==> flow/design.v <==
module input_buffer #(parameter DATA_WIDTH = 8, parameter SIZE = 64)(
    input logic clk,
    input logic rst,
    input logic write_en,
    input logic [DATA_WIDTH-1:0] data_in,
    output logic [DATA_WIDTH-1:0] data_out,
    input logic [$clog2(SIZE)-1:0] read_addr,
    input logic [$clog2(SIZE)-1:0] write_addr
);
    logic [DATA_WIDTH-1:0] buffer [0:SIZE-1];
    always_ff @(posedge clk or posedge rst) begin
        if (rst)
            for (int i = 0; i < SIZE; i++) buffer[i] <= 0;
        else if (write_en)
            buffer[write_addr] <= data_in;
    end
    assign data_out = buffer[read_addr];
endmodule
module weight_buffer #(parameter DATA_WIDTH = 8, parameter SIZE = 9)(
    input logic clk,
    input logic rst,
    input logic write_en,
    input logic [DATA_WIDTH-1:0] data_in,
    input logic [$clog2(SIZE)-1:0] write_addr,
    output logic [SIZE*DATA_WIDTH-1:0] weights
);
    logic [DATA_WIDTH-1:0] buffer [0:SIZE-1];
    always_ff @(posedge clk or posedge rst) begin
        if (rst)
            for (int i = 0; i < SIZE; i++) buffer[i] <= 0;
        else if (write_en)
            buffer[write_addr] <= data_in;
    end
    for (genvar g = 0; g < SIZE; g++) begin : g_out
        assign weights[g*DATA_WIDTH +: DATA_WIDTH] = buffer[g];
    end
endmodule
module conv2d_core #(parameter DATA_WIDTH = 8)(
    input logic clk,
    input logic rst,
    input logic [9*DATA_WIDTH-1:0] input_window,
    input logic [9*DATA_WIDTH-1:0] weights,
    output logic signed [2*DATA_WIDTH-1:0] conv_out
);
    logic signed [2*DATA_WIDTH-1:0] acc, acc_next;
    always_comb begin
        acc_next = 0;
        for (int i = 0; i < 9; i++) begin
            acc_next += $signed(input_window[i*DATA_WIDTH +: DATA_WIDTH]) * $signed(weights[i*DATA_WIDTH +: DATA_WIDTH]);
        end
    end
    always_ff @(posedge clk or posedge rst) begin
        if (rst)
            acc <= 0;
        else
            acc <= acc_next;
    end
    assign conv_out = acc;
endmodule
module relu #(parameter DATA_WIDTH = 16)(
    input logic signed [DATA_WIDTH-1:0] in,
    output logic signed [DATA_WIDTH-1:0] out
);
    assign out = (in > 0) ? in : 0;
endmodule
module max_pool #(parameter DATA_WIDTH = 8)(
    input logic [DATA_WIDTH-1:0] in0, in1, in2, in3,
    output logic [DATA_WIDTH-1:0] out
);
    assign out = (in0 > in1) ? (in0 > in2 ? (in0 > in3 ? in0 : in3) : (in2 > in3 ? in2 : in3)) :
                              (in1 > in2 ? (in1 > in3 ? in1 : in3) : (in2 > in3 ? in2 : in3));
endmodule
module cnn_accel (
    input  logic        clk,
    input  logic        rst,
    input  logic        wr_en,
    input  logic        wr_sel,      
    input  logic [5:0]  wr_addr,
    input  logic [7:0]  wr_data,
    input  logic        start,
    output logic        ready,
    output logic        out_valid,
    output logic [15:0] out_data
);
    typedef enum logic [1:0] {S_IDLE, S_READ, S_CONV, S_POOL} state_t;
    state_t state;
    logic [3:0] k;           
    logic [1:0] s;           
    logic [1:0] py, px;      
    logic [7:0]  pix;
    logic [5:0]  rd_addr;
    logic [71:0] weights;
    logic [7:0]  win [0:8];
    logic [71:0] win_flat;
    logic signed [15:0] conv_out, relu_out;
    logic [15:0] pool_r [0:3];
    logic [15:0] pool_out;
    logic        out_valid_r;
    assign ready = (state == S_IDLE);
    input_buffer #(.DATA_WIDTH(8), .SIZE(64)) u_ibuf (
        .clk(clk), .rst(rst),
        .write_en(wr_en & ~wr_sel & ready),
        .data_in(wr_data),
        .data_out(pix),
        .read_addr(rd_addr),
        .write_addr(wr_addr)
    );
    weight_buffer #(.DATA_WIDTH(8), .SIZE(9)) u_wbuf (
        .clk(clk), .rst(rst),
        .write_en(wr_en & wr_sel & ready),
        .data_in(wr_data),
        .write_addr(wr_addr[3:0]),
        .weights(weights)
    );
    conv2d_core #(.DATA_WIDTH(8)) u_conv (
        .clk(clk), .rst(rst),
        .input_window(win_flat),
        .weights(weights),
        .conv_out(conv_out)
    );
    for (genvar g = 0; g < 9; g++) begin : g_win
        assign win_flat[g*8 +: 8] = win[g];
    end
    relu #(.DATA_WIDTH(16)) u_relu (.in(conv_out), .out(relu_out));
    max_pool #(.DATA_WIDTH(16)) u_pool (
        .in0(pool_r[0]), .in1(pool_r[1]), .in2(pool_r[2]), .in3(pool_r[3]),
        .out(pool_out)
    );
    logic [1:0] ky, kx;
    always_comb begin
        case (k)
            4'd0: begin ky = 2'd0; kx = 2'd0; end
            4'd1: begin ky = 2'd0; kx = 2'd1; end
            4'd2: begin ky = 2'd0; kx = 2'd2; end
            4'd3: begin ky = 2'd1; kx = 2'd0; end
            4'd4: begin ky = 2'd1; kx = 2'd1; end
            4'd5: begin ky = 2'd1; kx = 2'd2; end
            4'd6: begin ky = 2'd2; kx = 2'd0; end
            4'd7: begin ky = 2'd2; kx = 2'd1; end
            default: begin ky = 2'd2; kx = 2'd2; end
        endcase
    end
    logic [2:0] row, col;
    assign row = {py, 1'b0} + {2'b00, s[1]} + {1'b0, ky};
    assign col = {px, 1'b0} + {2'b00, s[0]} + {1'b0, kx};
    assign rd_addr = {row, col};
    always_ff @(posedge clk or posedge rst) begin
        if (rst) begin
            state       <= S_IDLE;
            k           <= 4'd0;
            s           <= 2'd0;
            py          <= 2'd0;
            px          <= 2'd0;
            out_valid_r <= 1'b0;
            for (int i = 0; i < 9; i++) win[i] <= 8'd0;
            for (int i = 0; i < 4; i++) pool_r[i] <= 16'd0;
        end else begin
            out_valid_r <= 1'b0;
            case (state)
                S_IDLE: begin
                    if (start) begin
                        state <= S_READ;
                        k  <= 4'd0;
                        s  <= 2'd0;
                        py <= 2'd0;
                        px <= 2'd0;
                    end
                end
                S_READ: begin
                    win[k] <= pix;
                    if (k == 4'd8) state <= S_CONV;
                    else k <= k + 4'd1;
                end
                S_CONV: begin
                    state <= S_POOL;
                end
                S_POOL: begin
                    pool_r[s] <= relu_out;
                    k <= 4'd0;
                    if (s == 2'd3) begin
                        out_valid_r <= 1'b1;
                        s <= 2'd0;
                        if (px == 2'd2) begin
                            px <= 2'd0;
                            if (py == 2'd2) begin
                                py <= 2'd0;
                                state <= S_IDLE;
                            end else begin
                                py <= py + 2'd1;
                                state <= S_READ;
                            end
                        end else begin
                            px <= px + 2'd1;
                            state <= S_READ;
                        end
                    end else begin
                        s <= s + 2'd1;
                        state <= S_READ;
                    end
                end
                default: state <= S_IDLE;
            endcase
        end
    end
    assign out_valid = out_valid_r;
    assign out_data  = pool_out;
endmodule
Reports on cnn_accel. The steps from the RTL of cnn_accel to its reports follow in flow order. Lines are those of the file above, counted from 1. Cell names lack the library's common part. Not given: --

Top: cnn_accel. Clock port: clk. Cell library: sky130hd. Timing corner: tt_025C_1v80.

Word-level counts. Yosys after proc, flatten, opt, wreduce and memory -nomap, before mapping. Print and check cells are not counted. Equal cells are merged and count once. Memory sizes are those after Yosys's memory passes, which may raise the word count (mostly to a power of two), join words into wider ones and drop unused or constant bits.

Under ROM bits stands 32. The figure for output and inout bits is 18. The entry for memories reads 1. The figure for cells after elaboration is 416. Register bits after elaboration: 749.

Memories: (no name shown) (depth 8, width 4, rd ports 1, write ports 0, RTL line 131) `case (k)`.

Multiplexer cells: 30. The figure for equality and inequality tests is 155. The figure for bitwise gates (word level) is 5. For add/sub/neg operators the number is 16. The entry for reductions and logical operators reads 100. For multiply operators the number is 9. The figure for $lt $le $gt $ge is 7.

Operator list (number): 8-bit by 8-bit multiplier with 16-bit output (9); 8-bit case mux with 64-bit select (1); 6-bit == test with constant B (64); 6-bit by 5-bit == test with 1-bit output with constant B (32); 2-bit AND reduction (87); 16-bit adder (8); 16-bit two-way mux (7); 16-bit > comparator (6); 6-bit by 4-bit == test with 1-bit output with constant B (16); 6-bit by 3-bit == test with 1-bit output with constant B (8); 4-bit by 3-bit == test with 1-bit output with constant B (8); 6-bit by 2-bit == test with 1-bit output with constant B (4); 2-bit two-way mux (9); 16-bit by 1-bit > comparator with 1-bit output with constant B (1); 4-bit by 2-bit == test with 1-bit output with constant B (4); 2-bit == test with constant B (6); 6-bit by 1-bit == test with 1-bit output with constant B (2); 6-bit zero test (2); 4-bit case mux with 3-bit select (1); 2-bit case mux with 2-bit select (3); 4-bit two-way mux (3); 2-bit inequality test with constant B (5); 3-bit AND reduction (3); 4-bit by 1-bit == test with 1-bit output with constant B (2); 4-bit == test with constant B (2); 4-bit zero test (2); 2-bit case mux with 4-bit select (1); 2-bit by 1-bit adder with 2-bit output with constant B (3).

Not listed: further kinds 12, cells in them 23.

Logic depth. Yosys ltp: most cells in a row. Word level: on the elaborated netlist, between registers, memories and ports. Mapped: between sequential cells and ports; inverters and the memories' decode and read muxes count.

For depth in word-level cells the number is 9. The figure for ABC_AREA is 0. Depth in mapped cells: 29.

After synthesis. The flow's flattened synthesis, as Yosys stat reports it; memories are mapped. The netlist is that of the ABC_AREA named above (0 if unset); the other value can give another one. The area totals of this step are shown rounded.

Cells by type: dfrtp_1 (number 750, total area 18768 um^2); fa_1 (number 691, total area 1.38E+04 um^2); mux2_2 (number 602, total area 6.78E+03 um^2); ha_1 (number 290, total area 3628.48 um^2); inv_1 (number 836, total area 3138.01 um^2); and2_1 (number 335, total area 2095.76 um^2); nand2_1 (number 457, total area 1.72E+03 um^2); o21ai_0 (number 166, total area 830.797 um^2); xnor2_1 (number 77, total area 674.397 um^2); clkbuf_1 (number 154, total area 578.054 um^2); a22oi_1 (number 66, total area 495.475 um^2); nand3_1 (number 82, total area 410.394 um^2); nor2_1 (number 109, total area 409.142 um^2); a221oi_1 (number 45, total area 394.128 um^2); nand2b_1 (number 55, total area 344.08 um^2); a21oi_1 (number 61, total area 305.293 um^2); nor2b_1 (number 45, total area 281.52 um^2); mux4_2 (number 11, total area 247.738 um^2).

Not listed: further types 66, cells in them 476.

Under cells in the netlist stands 5308. Under area of sequential cells stands 19000 um^2. The entry for flip-flops reads 751. For cell area after synthesis the number is 59000 um^2. For buffers the number is 211.

The figures by module come from a second, unflattened synthesis with its own total; it is not the netlist above.

For cell total of the unflattened synthesis the number is 5151. Area total of the unflattened synthesis: 59000 um^2.

Rows give one instance, submodules left out.

Modules: conv2d_core #(DATA_WIDTH=8) (instances 1, seq. area 400 um^2, cells 2394, area 24000 um^2); input_buffer (instances 1, seq. area 13000 um^2, cells 1752, area 23000 um^2); cnn_accel (instances 1, seq. area 3800 um^2, cells 405, area 6200 um^2); max_pool #(DATA_WIDTH=16) (instances 1, seq. area 0.0 um^2, cells 420, area 3000 um^2); weight_buffer (instances 1, seq. area 1800 um^2, cells 162, area 2800 um^2); relu #(DATA_WIDTH=16) (instances 1, seq. area 0.0 um^2, cells 18, area 140 um^2).

Worst setup path after synthesis. Path of least setup slack by OpenSTA after synthesis, without wires, with an ideal clock, recovery checks aside; 20% of the period is set as input and as output delay. Where synthesis merged equal registers, the netlist keeps one of their names.

Path type: flip-flop to flip-flop. Start: register win[7][7]. End: register u_conv.acc[15]. For library setup time the number is 0.080 ns. Under data arrival time stands 7.371 ns. The figure for slack is 2.549 ns. For clock period the number is 10.0 ns. Delay of the path: 7.451 ns. Under time at the first pin stands 0.000 ns. The figure for driving pins on the path is 25. The figure for buffers on the path is 1. Synthesis period reached: 7.451 ns.

"delay of the path" = arrival - input delay + setup time. "driving pins on the path" counts driving pins, that of a launching flip-flop among them; a cell with two outputs on the path counts twice. "synthesis period reached" is the clock period less the worst setup slack; recovery checks do not enter. This is arithmetic on one report: input and output delays are still those of the set period (20% each). The rows between start and end are the longest chain of elaborated cells between them; the timing report does not say that the signal goes this way. Where chains are equally long, one stands for them. Each line given opens the expression or statement behind the cell; cells for indexed reads and writes are added by Yosys, which also makes memories of some case tables.

Cells stage by stage: dfrtp_1 > clkbuf_1 > and2_1 > inv_1 > fa_1 > inv_1 > fa_1 > fa_1 > fa_1 > fa_1 > inv_1 > fa_1 > fa_1 > inv_1 > fa_1 > fa_1 > inv_1 > fa_1 > inv_1 > ha_1 > and2_1 > o41ai_1 > o21ai_0 > o41ai_1 > xnor2_1. For cells in the longest elaborated chain the number is 3. Elaborated cells on any way between the ends: 3. RTL lines with such cells: 1. Classes of those cells: add/sub (2); mul (1).

Ends and longest elaborated chain, post-synthesis: start, declared (RTL line 93) `logic [7:0]  win [0:8];`; start, assigned (RTL line 155) `for (int i = 0; i < 9; i++) win[i] <= 8'd0;`; start, assigned (RTL line 170) `win[k] <= pix;`; 8-bit by 8-bit multiplier with 16-bit output (RTL line 49) `acc_next += $signed(input_window[i*DATA_WIDTH +: DATA_WIDTH]) * $signed(weights[i*DATA_WIDTH +: DATA_WIDTH]);`; 16-bit adder (2 in a row) (RTL line 49); end, assigned (RTL line 54) `acc <= 0;`; end, assigned (RTL line 56) `acc <= acc_next;`; end, declared (RTL line 45) `logic signed [2*DATA_WIDTH-1:0] acc, acc_next;`.

Worst path after layout. From the final timing report of flow run A: the path of least setup slack in the routed layout; clock arrival at registers is part of the times.

Path type: flip-flop to flip-flop. Start: register win[6][7]. End: register u_conv.acc[15]. Under time at the first pin stands 0.69 ns. The figure for driving pins on the path is 26. Under data arrival time stands 8.20 ns. The figure for buffers on the path is 2. For clock period the number is 6.95 ns. The figure for slack is -0.62 ns. For library setup time the number is 0.07 ns.

The rows between start and end are the longest chain of elaborated cells between them; the timing report does not say that the signal goes this way. Where chains are equally long, one stands for them.

Cells stage by stage: dfrtp_2 > buf_6 > and2_4 > fa_1 > inv_2 > fa_1 > fa_1 > inv_2 > fa_1 > inv_1 > fa_1 > inv_2 > fa_1 > inv_1 > fa_1 > fa_1 > fa_1 > fa_1 > inv_2 > ha_4 > and3_4 > a21oi_2 > o21ai_2 > o41ai_2 > buf_4 > xnor2_1. For cells in the longest elaborated chain the number is 4. Elaborated cells on any way between the ends: 4. RTL lines with such cells: 1. Classes of those cells: add/sub (3); mul (1).

Ends and longest elaborated chain, post-layout: start, declared (RTL line 93) `logic [7:0]  win [0:8];`; start, assigned (RTL line 155) `for (int i = 0; i < 9; i++) win[i] <= 8'd0;`; start, assigned (RTL line 170) `win[k] <= pix;`; 8-bit by 8-bit multiplier with 16-bit output (RTL line 49) `acc_next += $signed(input_window[i*DATA_WIDTH +: DATA_WIDTH]) * $signed(weights[i*DATA_WIDTH +: DATA_WIDTH]);`; 16-bit adder (3 in a row) (RTL line 49); end, assigned (RTL line 54) `acc <= 0;`; end, assigned (RTL line 56) `acc <= acc_next;`; end, declared (RTL line 45) `logic signed [2*DATA_WIDTH-1:0] acc, acc_next;`.

## Implementation results

Measured data: module cnn_accel, platform sky130hd, 2 stored runs of the flow under differing settings, order arbitrary. Input and output delays are each 20% of the period that was set; the output load is 0.01 pF. "reached clock period" means the clock period less the worst setup slack. The figure is calculated, with input and output delays left at 20% of the set period. By "worst setup path time" is meant the share of the clock period that the worst setup path is allowed (20% is reserved at inputs, 20% at outputs), minus its slack. Clock arrival times at its registers enter into it. By "total power of the final layout" is meant OpenSTA's value without simulated activity: inputs other than the clock are taken to toggle once in ten clock periods, and the tool carries that through the logic. The results are shown rounded.

Files of flow run A:
==> flow/run.sh <==
#!/bin/bash
# the make line also repeats the synthesis and layout settings of config.mk as NAME=value (left out here)
make -C /OpenROAD-flow-scripts/flow DESIGN_CONFIG=/design/flow/config.mk WORK_HOME=/design/flow/orfs CLKGATE_MAP_FILE= finish
==> flow/config.mk <==
export PLATFORM = sky130hd
export DESIGN_NAME = cnn_accel
export DESIGN_NICKNAME = cnn_accel
export VERILOG_FILES = /design/flow/design.v
export SDC_FILE = /design/flow/constraint.sdc
export NUM_CORES = 4
export LEC_CHECK = 0
export CAP_MARGIN = 25
export CORE_MARGIN = 3
export CORE_UTILIZATION = 39
export GPL_ROUTABILITY_DRIVEN = 0
export GPL_TIMING_DRIVEN = 1
export MAX_ROUTING_LAYER = met4
export MIN_ROUTING_LAYER = met1
export PLACE_DENSITY = 0.72
export SLEW_MARGIN = 15
export TNS_END_PERCENT = 65
==> flow/constraint.sdc <==
create_clock -name core_clock -period 6.95 [get_ports {clk}]
set_input_delay 1.3900 -clock core_clock [delete_from_list [all_inputs] [get_ports {clk}]]
set_output_delay 1.3900 -clock core_clock [all_outputs]
set_load 0.01 [all_outputs]

Results of flow run A. The measured worst setup path time is 7.57 ns. Critical path kind: flip-flop to flip-flop. The worst setup slack after layout comes to -0.62 ns. The utilization in the final report is 45 %. For the standard-cell area after layout the run shows 67000 um^2. The worst hold slack after layout is 0.36 ns. The post-synthesis cell area stands at 59000 um^2. For the area of the die the run shows 150000 um^2. The total negative setup slack comes to -3.0 ns. For the total power of the final layout the run shows 22 mW. The reached clock period is 7.571 ns.

Files of flow run B:
==> flow/run.sh <==
#!/bin/bash
# the make line also repeats the synthesis and layout settings of config.mk as NAME=value (left out here)
make -C /OpenROAD-flow-scripts/flow DESIGN_CONFIG=/design/flow/config.mk WORK_HOME=/design/flow/orfs CLKGATE_MAP_FILE= finish
==> flow/config.mk <==
export PLATFORM = sky130hd
export DESIGN_NAME = cnn_accel
export DESIGN_NICKNAME = cnn_accel
export VERILOG_FILES = /design/flow/design.v
export SDC_FILE = /design/flow/constraint.sdc
export NUM_CORES = 4
export LEC_CHECK = 0
export CAP_MARGIN = 20
export CORE_MARGIN = 2
export CORE_UTILIZATION = 40
export SLEW_MARGIN = 20
==> flow/constraint.sdc <==
create_clock -name core_clock -period 12.2 [get_ports {clk}]
set_input_delay 2.4400 -clock core_clock [delete_from_list [all_inputs] [get_ports {clk}]]
set_output_delay 2.4400 -clock core_clock [all_outputs]
set_load 0.01 [all_outputs]

Results of flow run B. The measured worst setup path time is 8.13 ns. Critical path kind: flip-flop to flip-flop. For the area of the die the run shows 150000 um^2. The worst hold slack after layout is 0.35 ns. The worst setup slack after layout comes to 4.1 ns. For the total power of the final layout the run shows 12 mW. The post-synthesis cell area stands at 59000 um^2. The utilization in the final report is 44 %. The total negative setup slack comes to 0.000 ns. For the standard-cell area after layout the run shows 64000 um^2. The reached clock period is 8.127 ns.
